==> flow/design.v <==
module std_fp_mult_pipe #(
    parameter WIDTH = 32,
    parameter INT_WIDTH = 16,
    parameter FRAC_WIDTH = 16,
    parameter SIGNED = 0
) (
    input  logic [WIDTH-1:0] left,
    input  logic [WIDTH-1:0] right,
    input  logic             go,
    input  logic             clk,
    input  logic             reset,
    output logic [WIDTH-1:0] out,
    output logic             done
);
  logic [WIDTH-1:0]          rtmp;
  logic [WIDTH-1:0]          ltmp;
  logic [(WIDTH << 1) - 1:0] out_tmp;
  logic done_buf[2:0];
  assign done = done_buf[2];
  assign out = out_tmp[(WIDTH << 1) - INT_WIDTH - 1 : WIDTH - INT_WIDTH];
  logic start;
  assign start = go & done_buf[0] == 0 & done_buf[1] == 0;
  always_ff @(posedge clk) begin
    if (start)
      done_buf[0] <= 1;
    else
      done_buf[0] <= 0;
  end
  always_ff @(posedge clk) begin
    if (go) begin
      done_buf[2] <= done_buf[1];
      done_buf[1] <= done_buf[0];
    end else begin
      done_buf[2] <= 0;
      done_buf[1] <= 0;
    end
  end
  always_ff @(posedge clk) begin
    if (reset) begin
      rtmp <= 0;
      ltmp <= 0;
      out_tmp <= 0;
    end else if (go) begin
      if (SIGNED) begin
        rtmp <= $signed(right);
        ltmp <= $signed(left);
        out_tmp <= $signed(
          { {WIDTH{ltmp[WIDTH-1]}}, ltmp} *
          { {WIDTH{rtmp[WIDTH-1]}}, rtmp}
        );
      end else begin
        rtmp <= right;
        ltmp <= left;
        out_tmp <= ltmp * rtmp;
      end
    end else begin
      rtmp <= 0;
      ltmp <= 0;
      out_tmp <= out_tmp;
    end
  end
endmodule
module std_fp_smult_pipe #(
    parameter WIDTH = 32,
    parameter INT_WIDTH = 16,
    parameter FRAC_WIDTH = 16
) (
    input  [WIDTH-1:0]              left,
    input  [WIDTH-1:0]              right,
    input  logic                    reset,
    input  logic                    go,
    input  logic                    clk,
    output logic [WIDTH-1:0]        out,
    output logic                    done
);
  std_fp_mult_pipe #(
    .WIDTH(WIDTH),
    .INT_WIDTH(INT_WIDTH),
    .FRAC_WIDTH(FRAC_WIDTH),
    .SIGNED(1)
  ) comp (
    .clk(clk),
    .done(done),
    .reset(reset),
    .go(go),
    .left(left),
    .right(right),
    .out(out)
  );
endmodule
# Reports on std_fp_smult_pipe
# What the tools print for std_fp_smult_pipe, step after step.
# Line numbers count from 1 in the design file above.
# Operators: Yosys type, input widths -> output width; for muxes data width and select width s.
# Cell names lack the library's common part.
# Not given: -
dict set report setup {
  top {std_fp_smult_pipe}
  clock_port {clk}
  lib {sky130hd}
  lib_corner {tt_025C_1v80}
}

# Elaborated design
# Yosys after proc, flatten, opt, wreduce and memory -nomap, before mapping. Enables and synchronous resets that opt folds into registers are not counted as muxes. Print and check cells are not counted. Equal cells are merged and count once.
dict set report op_classes {
  mux 1
  mul 1
  reduce_logical 1
  n_logic 5
}
# op count
set op_table {}
lappend op_table {{$mul 32x32->48} 1}
lappend op_table {{$not 1->1} 3}
lappend op_table {{$and 1x1->1} 2}
lappend op_table {{$reduce_or 2->1} 1}
lappend op_table {{$mux 1} 1}
dict set report word_totals {
  ff_bits 115
  word_cells 14
  output_inout_bits 33
  in_bits 67
}

# Longest topological paths
# Depth = most cells in a row (Yosys ltp): at word level without a register or memory, in the mapped netlist without a sequential cell, where the memories' decode and read muxes count.
dict set report logic_depth {
  ltp_word 4
  abc_area 1
  mapped_depth 32
  ltp_nobuf 30
}

# Mapped cells and area
# Source: synth_stat.txt of the flow (Yosys; design flattened, memories mapped). It holds for the ABC_AREA given above (unset counts as 0); a run with the other value may have another netlist.
# Totals and module areas in this step are rounded.
dict set report mapped {
  buf_cells 196
  cells 4375
  seq_area_mm2 0.001982
  yosys_area_mm2 0.03372
  ffs 99
}
# cell_type count
set by_type {}
lappend by_type {fa_1 838}
lappend by_type {inv_1 1437}
lappend by_type {nand2_1 1128}
lappend by_type {ha_1 163}
lappend by_type {dfxtp_1 99}
lappend by_type {nor2_1 215}
lappend by_type {clkbuf_1 169}
lappend by_type {nand3_1 73}
lappend by_type {a21oi_1 59}
lappend by_type {o21ai_0 47}
lappend by_type {o211ai_1 11}
lappend by_type {nand4_1 11}
lappend by_type {nand3b_1 9}
lappend by_type {nor3_1 13}
lappend by_type {xnor2_1 7}
lappend by_type {buf_2 11}
lappend by_type {a21o_1 7}
lappend by_type {o21a_1 7}
# Other cell types: 19; their cells: 71.

# Timing after synthesis
# OpenSTA on the mapped netlist: ideal clock, no wires. The path of least setup slack (recovery checks aside). Input and output delay are each 20% of the period. Register names are those of the netlist, which keeps one name where synthesis merged equal registers.
dict set report synth_timing {
  kind {register to register}
  startpoint {register comp.ltmp[31]}
  endpoint {register comp.out_tmp[47]}
  required_time_ns 7.383
  path_slack_ns 0.939
  t_arrival_ns 6.444
  path_stages 27
  path_delay_ns 6.561
  path_buffers 2
  clock_period_ns 7.5
  synth_period_reached_ns 6.561
}
# "path_delay_ns" is the arrival time less input delay plus setup time.
# "path_stages": output pins that drive a net of the path, with the launching flip-flop's if there is one; two outputs of one cell count as two.
# "synth_period_reached_ns" = period - worst setup slack (recovery checks aside). The figure is calculated, with input and output delays left at 20% of the set period.
# Between the ends stands the longest chain of elaborated cells between them, by number of cells; it is not shown to be the way that was timed. Of several equally long chains one is given.
# Each line given opens the expression or statement behind the cell; cells for indexed reads and writes are added by Yosys, which also makes memories of some case tables.
# A register here has more assigning lines than the two given.
dict set report synth_between {
  path_cell_list {dfxtp_1 > buf_4 > clkbuf_1 > nand2_1 > inv_1 > fa_1 > fa_1 > inv_1 > fa_1 > fa_1 > inv_1 > fa_1 > inv_1 > fa_1 > fa_1 > fa_1 > inv_1 > ha_1 > nand2_1 > nor3_1 > nand2_1 > nor4_1 > a21oi_1 > nand3_1 > nand2_1 > nor2_1 > nor2_1}
  elab_chain_len 1
}
# element line
set synth_rtl {}
lappend synth_rtl {{from (decl)} 16} ;# logic [WIDTH-1:0]          ltmp;
lappend synth_rtl {{from (assign)} 46} ;# ltmp <= $signed(left);
lappend synth_rtl {{from (assign)} 53} ;# ltmp <= left;
lappend synth_rtl {{$mul 32x32->48} 48} ;# { {WIDTH{ltmp[WIDTH-1]}}, ltmp} *
lappend synth_rtl {{to (assign)} 47} ;# out_tmp <= $signed(
lappend synth_rtl {{to (assign)} 54} ;# out_tmp <= ltmp * rtmp;
lappend synth_rtl {{to (decl)} 17} ;# logic [(WIDTH << 1) - 1:0] out_tmp;

# Timing after layout
# Path of least setup slack in the final report of run A (OpenROAD, finished layout, wires in). Where an end is a register, its clock arrival counts in the times.
dict set report layout_timing {
  kind {register to register}
  startpoint {register comp.ltmp[15]}
  endpoint {register comp.out_tmp[39]}
  path_stages 26
  t_arrival_ns 7.24
  required_time_ns 7.91
  clock_period_ns 7.59
  path_slack_ns 0.67
  path_buffers 5
}
# Between the ends stands the longest chain of elaborated cells between them, by number of cells; it is not shown to be the way that was timed. Of several equally long chains one is given.
# A register here has more assigning lines than the two given.
dict set report layout_between {
  path_cell_list {dfxtp_4 > buf_12 > buf_16 > buf_4 > nand2_1 > fa_2 > fa_1 > inv_1 > fa_1 > fa_2 > fa_1 > fa_1 > fa_1 > fa_2 > ha_4 > a21o_1 > nor2_4 > nor2_1 > nor2_2 > buf_4 > buf_4 > nand4_1 > nor2_1 > o21ai_1 > nand2_1 > inv_1}
  elab_chain_len 1
}
# element line
set layout_rtl {}
lappend layout_rtl {{from (decl)} 16} ;# logic [WIDTH-1:0]          ltmp;
lappend layout_rtl {{from (assign)} 46} ;# ltmp <= $signed(left);
lappend layout_rtl {{from (assign)} 53} ;# ltmp <= left;
lappend layout_rtl {{$mul 32x32->48} 48} ;# { {WIDTH{ltmp[WIDTH-1]}}, ltmp} *
lappend layout_rtl {{to (assign)} 47} ;# out_tmp <= $signed(
lappend layout_rtl {{to (assign)} 54} ;# out_tmp <= ltmp * rtmp;
lappend layout_rtl {{to (decl)} 17} ;# logic [(WIDTH << 1) - 1:0] out_tmp;

; Design std_fp_smult_pipe on sky130hd. What follows are 4 stored runs of the flow, each under its own settings; their order means nothing. The constraints put input and output delay at 20% of the set period each and load the outputs with 0.01 pF.
; "achieved_period_ns": clock period set for the run, less the worst setup slack. It is reckoned from that one timing run; input and output delays stay at 20% of the period that was set.
; By "worstPathTime_ns" is meant the share of the clock period that the worst setup path is allowed (20% is reserved at inputs, 20% at outputs), minus its slack. Clock arrival times at its registers enter into it.
; "design_power_mw" rests on the timing tool's default activity at the inputs, not on a simulated workload.
; The measured numbers are rounded.

[run A: settings]
ABC_AREA = 1
CAP_MARGIN = 30
CELL_PAD_IN_SITES_DETAIL_PLACEMENT = 1
CELL_PAD_IN_SITES_GLOBAL_PLACEMENT = 2
CORE_MARGIN = 5
CTS_CLUSTER_SIZE = 47
HOLD_SLACK_MARGIN = 0.11
MAX_ROUTING_LAYER = met4
MIN_ROUTING_LAYER = met1
PLACE_DENSITY_LB_ADDON = 0.11
SETUP_SLACK_MARGIN = 0.95
SLEW_MARGIN = 15
TNS_END_PERCENT = 50
period_ns = 7.59
CORE_UTILIZATION = 40
[run A: results]
worst_setup_slack_ns = 0.674
worstPathTime_ns = 6.92
timing.worst_path_kind = register to register
achieved_period_ns = 6.916
dieArea_mm2 = 0.0902
yosys.chip_area_mm2 = 0.03372
design_power_mw = 3.669
final_stdcell_area_mm2 = 0.04279
timing.setup.tns_ns = 0.000
hold_ws_ns = 0.424
finalUtil_pct = 51.1

[run B: settings]
CAP_MARGIN = 30
CELL_PAD_IN_SITES_DETAIL_PLACEMENT = 1
MAX_ROUTING_LAYER = met4
SLEW_MARGIN = 15
TNS_END_PERCENT = 95
period_ns = 7.59
CORE_MARGIN = 2
CORE_UTILIZATION = 40
[run B: results]
worst_setup_slack_ns = 0.170
worstPathTime_ns = 7.42
timing.worst_path_kind = register to register
achieved_period_ns = 7.420
dieArea_mm2 = 0.08169
yosys.chip_area_mm2 = 0.03177
design_power_mw = 2.876
final_stdcell_area_mm2 = 0.03552
timing.setup.tns_ns = 0.000
hold_ws_ns = 0.420
finalUtil_pct = 45.0

[run C: settings]
SETUP_SLACK_MARGIN = 1.24
period_ns = 7.37
CAP_MARGIN = 20
CORE_MARGIN = 2
CORE_UTILIZATION = 40
SLEW_MARGIN = 20
[run C: results]
worst_setup_slack_ns = 0.266
worstPathTime_ns = 7.10
timing.worst_path_kind = register to register
achieved_period_ns = 7.104
dieArea_mm2 = 0.08169
yosys.chip_area_mm2 = 0.03177
design_power_mw = 3.063
final_stdcell_area_mm2 = 0.03815
timing.setup.tns_ns = 0.000
hold_ws_ns = 0.414
finalUtil_pct = 48.4

[run D: settings]
ABC_AREA = 1
CAP_MARGIN = 30
CELL_PAD_IN_SITES_DETAIL_PLACEMENT = 1
CELL_PAD_IN_SITES_GLOBAL_PLACEMENT = 2
CORE_MARGIN = 5
CTS_CLUSTER_SIZE = 47
HOLD_SLACK_MARGIN = 0.11
MAX_ROUTING_LAYER = met4
MIN_ROUTING_LAYER = met2
PLACE_DENSITY_LB_ADDON = 0.11
SETUP_SLACK_MARGIN = 2.2
SLEW_MARGIN = 15
TNS_END_PERCENT = 50
period_ns = 7.59
CORE_UTILIZATION = 40
[run D: results]
worst_setup_slack_ns = 0.572
worstPathTime_ns = 7.02
timing.worst_path_kind = register to register
achieved_period_ns = 7.018
dieArea_mm2 = 0.0902
yosys.chip_area_mm2 = 0.03372
design_power_mw = 3.648
final_stdcell_area_mm2 = 0.04135
timing.setup.tns_ns = 0.000
hold_ws_ns = 0.426
finalUtil_pct = 49.4
